==> flow/design.v <==
module ALU (
  input  logic [31:0] A, B,
  input  logic [3:0] ALUOp,
  output logic [31:0] Result,
  output logic Zero, Carry, Overflow, Negative
);
  logic [32:0] tmp;
  always_comb begin
    tmp = 33'd0;
    Carry = 0;
    Overflow = 0;
    case (ALUOp)
      4'b0000: begin  
        tmp = A + B;
        Result = tmp[31:0];
        Carry = tmp[32];
        Overflow = (~A[31] & ~B[31] & Result[31]) | (A[31] & B[31] & ~Result[31]);
      end
      4'b0001: begin  
        tmp = A - B;
        Result = tmp[31:0];
        Carry = tmp[32];
        Overflow = (A[31] & ~B[31] & ~Result[31]) | (~A[31] & B[31] & Result[31]);
      end
      4'b0010: Result = A & B;
      4'b0011: Result = A | B;
      4'b0100: Result = A ^ B;
      4'b0101: Result = ~A;
      4'b0110: Result = ~B;
      4'b0111: Result = A << B[4:0];
      4'b1000: Result = A >> B[4:0];
      4'b1001: Result = $signed(A) >>> B[4:0];
      default: Result = 32'd0;
    endcase
    Zero = (Result == 0);
    Negative = Result[31];
  end
endmodule
module ALUControl(
  input  logic [6:0] funct7,
  input  logic [2:0] funct3,
  input  logic [6:0] opcode,
  output logic [3:0] ALUOp
);
  always_comb begin
    case (opcode)
      7'b0110011: begin  
        case ({funct7, funct3})
          10'b0000000_000: ALUOp = 4'b0000;  
          10'b0100000_000: ALUOp = 4'b0001;  
          10'b0000000_111: ALUOp = 4'b0010;  
          10'b0000000_110: ALUOp = 4'b0011;  
          10'b0000000_100: ALUOp = 4'b0100;  
          10'b0000000_001: ALUOp = 4'b0111;  
          10'b0000000_101: ALUOp = 4'b1000;  
          10'b0100000_101: ALUOp = 4'b1001;  
          default: ALUOp = 4'b1111;
        endcase
      end
      default: ALUOp = 4'b1111;
    endcase
  end
endmodule
module InstructionDecoder(
  input  logic [31:0] instruction,
  output logic [6:0]  opcode,
  output logic [4:0]  rd,
  output logic [2:0]  funct3,
  output logic [4:0]  rs1,
  output logic [4:0]  rs2,
  output logic [6:0]  funct7
);
  assign opcode = instruction[6:0];
  assign rd     = instruction[11:7];
  assign funct3 = instruction[14:12];
  assign rs1    = instruction[19:15];
  assign rs2    = instruction[24:20];
  assign funct7 = instruction[31:25];
endmodule
module ALU_Pipeline(
  input  logic clk, rst,
  input  logic [31:0] A_in, B_in,
  input  logic [31:0] instr_in,
  output logic [31:0] Result_out,
  output logic Zero_out, Carry_out, Overflow_out, Negative_out
);
  logic [31:0] A_reg, B_reg;
  logic [3:0]  ALUOp;
  logic [31:0] instr_reg;
  logic [6:0] opcode, funct7;
  logic [4:0] rd, rs1, rs2;
  logic [2:0] funct3;
  logic [31:0] Result_comb;
  logic Zero_comb, Carry_comb, Overflow_comb, Negative_comb;
  always_ff @(posedge clk or posedge rst) begin
    if (rst) begin
      A_reg <= 0;
      B_reg <= 0;
      instr_reg <= 0;
    end else begin
      A_reg <= A_in;
      B_reg <= B_in;
      instr_reg <= instr_in;
    end
  end
  InstructionDecoder decoder (
    .instruction(instr_reg),
    .opcode(opcode),
    .rd(rd),
    .funct3(funct3),
    .rs1(rs1),
    .rs2(rs2),
    .funct7(funct7)
  );
  ALUControl control (
    .opcode(opcode),
    .funct3(funct3),
    .funct7(funct7),
    .ALUOp(ALUOp)
  );
  ALU alu_inst (
    .A(A_reg),
    .B(B_reg),
    .ALUOp(ALUOp),
    .Result(Result_comb),
    .Zero(Zero_comb),
    .Carry(Carry_comb),
    .Overflow(Overflow_comb),
    .Negative(Negative_comb)
  );
  always_ff @(posedge clk or posedge rst) begin
    if (rst) begin
      Result_out <= 0;
      Zero_out <= 0;
      Carry_out <= 0;
      Overflow_out <= 0;
      Negative_out <= 0;
    end else begin
      Result_out <= Result_comb;
      Zero_out <= Zero_comb;
      Carry_out <= Carry_comb;
      Overflow_out <= Overflow_comb;
      Negative_out <= Negative_comb;
    end
  end
endmodule
From RTL to reports: ALU_Pipeline
The steps from the RTL of ALU_Pipeline to its reports follow in flow order.
Lines are those of the file above, counted from 1.
Operators carry their Yosys type and port widths (W data, S select, Z words).
{ "setup": {"top": "ALU_Pipeline", "clock": "clk", "library": "sky130hd", "pvt_corner": "tt_025C_1v80"} }

Word level
Counts by Yosys on the flattened word-level netlist (proc, flatten, opt, wreduce; memories kept). Register bits leave out memories and registers merged into their read ports (data or address); mux counts leave out enables and synchronous resets folded into registers. Print and check cells are left out. Cells with the same type and inputs are merged into one.
{ "op_classes": {"n_addsub": 2, "eq_ne": 17, "shift": 3, "muxes": 5, "logic": 19, "reduce_and_logical": 3} }
{ "ops": {"columns": ["op", "count"], "rows": [
  ["$pmux W32 S10", 1],
  ["$not A32 Y32", 2],
  ["$eq A10 B3 Y1 const B", 4],
  ["$add A32 B32 Y33", 1],
  ["$sub A32 B32 Y33", 1],
  ["$and A32 B32 Y32", 1],
  ["$or A32 B32 Y32", 1],
  ["$xor A32 B32 Y32", 1],
  ["$shl A32 B5 Y32", 1],
  ["$shr A32 B5 Y32", 1],
  ["$sshr A32 B5 Y32", 1],
  ["$logic_not A32 Y1", 1],
  ["$pmux W4 S8", 1],
  ["$eq A10 B9 Y1 const B", 2],
  ["$eq A4 B3 Y1 const B", 4],
  ["$eq A10 B1 Y1 const B", 1],
  ["$logic_not A10 Y1", 1],
  ["$and A1 B1 Y1", 8],
  ["$eq A4 B2 Y1 const B", 2],
  ["$eq A4 B4 Y1 const B", 2],
  ["$eq A7 B6 Y1 const B", 1],
  ["$not A1 Y1", 4],
  ["$eq A4 B1 Y1 const B", 1],
  ["$logic_not A4 Y1", 1],
  ["$mux W4", 1],
  ["$pmux W1 S2", 2],
  ["$or A1 B1 Y1", 2]
]} }
{ "bits": {"ff_bits": 132, "inputBits": 98, "output_inout_bits": 36, "elab_cells": 57} }

Depth
Yosys ltp: most cells in a row. Word level: on the elaborated netlist, between registers, memories and ports. Mapped: between sequential cells and ports; inverters and the memories' decode and read muxes count.
{ "logic_depth": {"depth_word": 6, "abc_area": 0, "ltp_mapped": 20, "ltp_nobuf": 15} }

Netlist
The flow's flattened synthesis, as Yosys stat reports it; memories are mapped. The netlist is that of the ABC_AREA named above (0 if unset); the other value can give another one.
Totals and module areas in this step are rounded.
{ "types": {"columns": ["cell_type", "count", "area_total_um2"], "rows": [
  ["sky130_fd_sc_hd__dfrtp_1", 116, 2.9E+03],
  ["sky130_fd_sc_hd__ha_1", 98, 1.23E+03],
  ["sky130_fd_sc_hd__mux4_2", 48, 1.08E+03],
  ["sky130_fd_sc_hd__a21oi_1", 125, 625.6],
  ["sky130_fd_sc_hd__nand2_1", 158, 593.069],
  ["sky130_fd_sc_hd__mux2i_1", 55, 550.528],
  ["sky130_fd_sc_hd__nor2_1", 141, 529.258],
  ["sky130_fd_sc_hd__o21ai_0", 90, 450.432],
  ["sky130_fd_sc_hd__mux2_2", 34, 382.867],
  ["sky130_fd_sc_hd__inv_1", 97, 364.099],
  ["sky130_fd_sc_hd__clkbuf_1", 82, 307.795],
  ["sky130_fd_sc_hd__nor3_1", 41, 205.197],
  ["sky130_fd_sc_hd__nand3_1", 37, 185.178],
  ["sky130_fd_sc_hd__mux4_1", 7, 183.926],
  ["sky130_fd_sc_hd__a221o_1", 17, 170.163],
  ["sky130_fd_sc_hd__a21o_1", 21, 157.651],
  ["sky130_fd_sc_hd__a22oi_1", 21, 157.651],
  ["sky130_fd_sc_hd__o2111ai_1", 17, 148.893]
]} }
Other cell types: 76; their cells: 422.
{ "mapped": {"cells": 1627, "mapped_area_um2": 13500, "seq_area_um2": 2900, "ff_cells": 116, "buffers": 136} }
By module: a second synthesis without flattening, with its own total; a netlist apart from the flattened one above.
{ "unflattened": {"hier_cells": 1586, "hier_area_um2": 13400} }
Each row is one instance without its submodules.
{ "modules": {"columns": ["module", "instances", "cells", "mod_area_um2", "seq_area_um2"], "rows": [
  ["ALU", 1, 1401, 9740, 0.0],
  ["ALU_Pipeline", 1, 133, 3310, 3300],
  ["InstructionDecoder", 1, 32, 240, 0.0],
  ["ALUControl", 1, 20, 126, 0.0]
]} }

Path before layout
OpenSTA on the mapped netlist: ideal clock, no wires. The path of least setup slack (recovery checks aside). Input and output delay are each 20% of the period. Register names are those of the netlist, which keeps one name where synthesis merged equal registers.
{ "synth_timing": {"path_type": "register to register", "startpoint": "register B_reg[3]", "endpoint": "register Zero_out", "period_ns": 7.0, "setup_ns": 0.096, "launch_ns": 0.000, "t_arrival_ns": 5.278, "t_required_ns": 6.904, "slack_ns": 1.627, "path_delay_ns": 5.374, "path_stages": 18, "path_buffers": 5, "period_less_setup_slack_ns": 5.373} }
"path_delay_ns" is the arrival time less input delay plus setup time.
"path_stages" counts driving pins, that of a launching flip-flop among them; a cell with two outputs on the path counts twice.
"period_less_setup_slack_ns" = period - worst setup slack (recovery checks aside). The figure is calculated, with input and output delays left at 20% of the set period.
Between the ends stands the longest chain of elaborated cells between them, by number of cells; it is not shown to be the way that was timed. Of several equally long chains one is given.
Each line given opens the expression or statement behind the cell; cells for indexed reads and writes are added by Yosys, which also makes memories of some case tables.
{ "synth_between": {"cell_sequence": "sky130_fd_sc_hd__dfrtp_1 > sky130_fd_sc_hd__buf_2 > sky130_fd_sc_hd__inv_1 > sky130_fd_sc_hd__buf_1 > sky130_fd_sc_hd__buf_1 > sky130_fd_sc_hd__buf_1 > sky130_fd_sc_hd__ha_1 > sky130_fd_sc_hd__clkbuf_1 > sky130_fd_sc_hd__o41ai_2 > sky130_fd_sc_hd__a21boi_0 > sky130_fd_sc_hd__o311ai_0 > sky130_fd_sc_hd__xor2_1 > sky130_fd_sc_hd__o221ai_1 > sky130_fd_sc_hd__or4_1 > sky130_fd_sc_hd__or4_1 > sky130_fd_sc_hd__or4_1 > sky130_fd_sc_hd__or4_1 > sky130_fd_sc_hd__nor4_2", "elab_chain_len": 3, "cone_cells": 11, "cone_lines": 11, "cone_classes": "add/sub (2); shift (3); mux (1); logic (4); reduce/logical (1)"} }
{ "synth_lines": {"columns": ["item", "line_no", "text"], "rows": [
  ["start: declaration", 87, "logic [31:0] A_reg, B_reg;"],
  ["start: assignment", 98, "B_reg <= 0;"],
  ["start: assignment", 102, "B_reg <= B_in;"],
  ["$sub A32 B32 Y33", 20, "tmp = A - B;"],
  ["$pmux W32 S10", 12, "case (ALUOp)"],
  ["$logic_not A32 Y1", 35, "Zero = (Result == 0);"],
  ["end: assignment", 134, "Zero_out <= 0;"],
  ["end: assignment", 140, "Zero_out <= Zero_comb;"],
  ["end: declaration", 85, "output logic Zero_out, Carry_out, Overflow_out, Negative_out"]
]} }
Some nets on the timed path still bear RTL names; the line given drives or declares the net.
{ "synth_named_nets": {"columns": ["net", "line_no"], "rows": [
  ["Result_comb[11]", 12]
]} }

Path in the finished layout
From the final timing report of entry D: the path of least setup slack in the routed layout; clock arrival at registers is part of the times.
{ "layout_timing": {"path_type": "register to register", "startpoint": "register B_reg[0]", "endpoint": "register Zero_out", "period_ns": 7.0, "setup_ns": 0.09, "launch_ns": 0.46, "t_arrival_ns": 6.21, "t_required_ns": 7.36, "slack_ns": 1.15, "path_stages": 15, "path_buffers": 0} }
Between the ends stands the longest chain of elaborated cells between them, by number of cells; it is not shown to be the way that was timed. Of several equally long chains one is given.
{ "layout_between": {"cell_sequence": "sky130_fd_sc_hd__dfrtp_2 > sky130_fd_sc_hd__inv_1 > sky130_fd_sc_hd__ha_1 > sky130_fd_sc_hd__nand2_1 > sky130_fd_sc_hd__o21ai_0 > sky130_fd_sc_hd__a222oi_1 > sky130_fd_sc_hd__o2111ai_1 > sky130_fd_sc_hd__a2111oi_0 > sky130_fd_sc_hd__o21ai_0 > sky130_fd_sc_hd__nor4_1 > sky130_fd_sc_hd__nand4bb_1 > sky130_fd_sc_hd__or4_1 > sky130_fd_sc_hd__or4_1 > sky130_fd_sc_hd__or4_1 > sky130_fd_sc_hd__nor4_2", "elab_chain_len": 3, "cone_cells": 11, "cone_lines": 11, "cone_classes": "add/sub (2); shift (3); mux (1); logic (4); reduce/logical (1)"} }
{ "layout_lines": {"columns": ["item", "line_no", "text"], "rows": [
  ["start: declaration", 87, "logic [31:0] A_reg, B_reg;"],
  ["start: assignment", 98, "B_reg <= 0;"],
  ["start: assignment", 102, "B_reg <= B_in;"],
  ["$sub A32 B32 Y33", 20, "tmp = A - B;"],
  ["$pmux W32 S10", 12, "case (ALUOp)"],
  ["$logic_not A32 Y1", 35, "Zero = (Result == 0);"],
  ["end: assignment", 134, "Zero_out <= 0;"],
  ["end: assignment", 140, "Zero_out <= Zero_comb;"],
  ["end: declaration", 85, "output logic Zero_out, Carry_out, Overflow_out, Negative_out"]
]} }
Some nets on the timed path still bear RTL names; the line given drives or declares the net.
{ "layout_named_nets": {"columns": ["net", "line_no"], "rows": [
  ["Result_comb[6]", 12]
]} }

==> results <==
Below are 6 stored runs of the flow (Yosys, OpenROAD; platform sky130hd) on ALU_Pipeline, each with its settings and what was measured, unordered. Constraints: input delay and output delay 20% of the set period each, output load 0.01 pF.
By "timing.achieved_period_ns" is meant the clock period of the run minus its worst setup slack. This is arithmetic on one report: input and output delays are still those of the set period (20% each).
"timing.worst_path_ns" = time allowed to the worst setup path (clock period - input delay - output delay, where it has them) - its slack; a late launch clock adds to it, a late capture clock takes from it.
"power_total_mw" rests on the timing tool's default activity at the inputs, not on a simulated workload.
The results are shown rounded.
[
  {
    "run": "entry A",
    "settings": { "ABC_AREA": 0, "CAP_MARGIN": 5, "CORE_ASPECT_RATIO": 1.2, "CORE_MARGIN": 2, "CORE_UTILIZATION": 72, "CTS_CLUSTER_DIAMETER": 289, "CTS_CLUSTER_SIZE": 57, "GPL_ROUTABILITY_DRIVEN": 1, "GPL_TIMING_DRIVEN": 0, "HOLD_SLACK_MARGIN": -0.08, "MAX_ROUTING_LAYER": "met4", "MIN_ROUTING_LAYER": "met2", "PLACE_DENSITY": 0.4, "SETUP_SLACK_MARGIN": 1.4, "SLEW_MARGIN": 30, "period_ns": 9.32 },
    "outcome": "not finished: routing ended with error GRT-0116"
  },
  {
    "run": "entry B",
    "settings": { "ABC_AREA": 1, "CAP_MARGIN": 25, "CELL_PAD_IN_SITES_GLOBAL_PLACEMENT": 3, "CORE_ASPECT_RATIO": 1.13, "CORE_UTILIZATION": 35, "CTS_CLUSTER_DIAMETER": 179, "GPL_ROUTABILITY_DRIVEN": 0, "GPL_TIMING_DRIVEN": 0, "HOLD_SLACK_MARGIN": 0.24, "MAX_ROUTING_LAYER": "met4", "MIN_ROUTING_LAYER": "met2", "SETUP_SLACK_MARGIN": -0.07, "SLEW_MARGIN": 15, "TNS_END_PERCENT": 20, "period_ns": 7.26, "CORE_MARGIN": 2 },
    "outcome": "not finished: routing ended with error GRT-0116"
  },
  {
    "run": "entry C",
    "settings": { "ABC_AREA": 1, "CAP_MARGIN": 25, "CORE_ASPECT_RATIO": 1.13, "CORE_UTILIZATION": 40, "CTS_CLUSTER_DIAMETER": 70, "GPL_TIMING_DRIVEN": 0, "HOLD_SLACK_MARGIN": 0.16, "MAX_ROUTING_LAYER": "met4", "MIN_ROUTING_LAYER": "met2", "SLEW_MARGIN": 15, "TNS_END_PERCENT": 20, "period_ns": 7.26, "CORE_MARGIN": 2 },
    "outcome": "not finished: routing ended with error GRT-0116"
  },
  {
    "run": "entry D",
    "settings": { "CORE_UTILIZATION": 40, "period_ns": 7.0, "CAP_MARGIN": 20, "CORE_MARGIN": 2, "SLEW_MARGIN": 20 },
    "results": { "timing.achieved_period_ns": 5.846, "utilization_pct": 46.5, "hold_worst_slack_ns": 0.777, "timing.worst_path_ns": 5.85, "worst_setup_path_type": "register to register", "setup_worst_slack_ns": 1.15, "fin_tns_ns": 0.000, "final_cell_area_um2": 15500, "die_footprint_um2": 35100, "power_total_mw": 2.68, "post_synth_area_um2": 13500 }
  },
  {
    "run": "entry E",
    "settings": { "CORE_UTILIZATION": 40, "SETUP_SLACK_MARGIN": 1.64, "period_ns": 5.97, "CAP_MARGIN": 20, "CORE_MARGIN": 2, "SLEW_MARGIN": 20 },
    "results": { "timing.achieved_period_ns": 4.893, "utilization_pct": 48.8, "hold_worst_slack_ns": 0.749, "timing.worst_path_ns": 4.89, "worst_setup_path_type": "register to register", "setup_worst_slack_ns": 1.08, "fin_tns_ns": 0.000, "final_cell_area_um2": 16300, "die_footprint_um2": 35100, "power_total_mw": 3.14, "post_synth_area_um2": 13500 }
  },
  {
    "run": "entry F",
    "settings": { "ABC_AREA": 0, "CAP_MARGIN": 10, "CELL_PAD_IN_SITES_GLOBAL_PLACEMENT": 1, "CORE_MARGIN": 2, "CORE_UTILIZATION": 71, "GPL_TIMING_DRIVEN": 0, "MAX_ROUTING_LAYER": "met5", "MIN_ROUTING_LAYER": "met2", "PLACE_DENSITY_LB_ADDON": 0.12, "SLEW_MARGIN": 0, "TNS_END_PERCENT": 15, "period_ns": 9.8 },
    "outcome": "not finished: placement ended with error FLW-0024"
  }
]
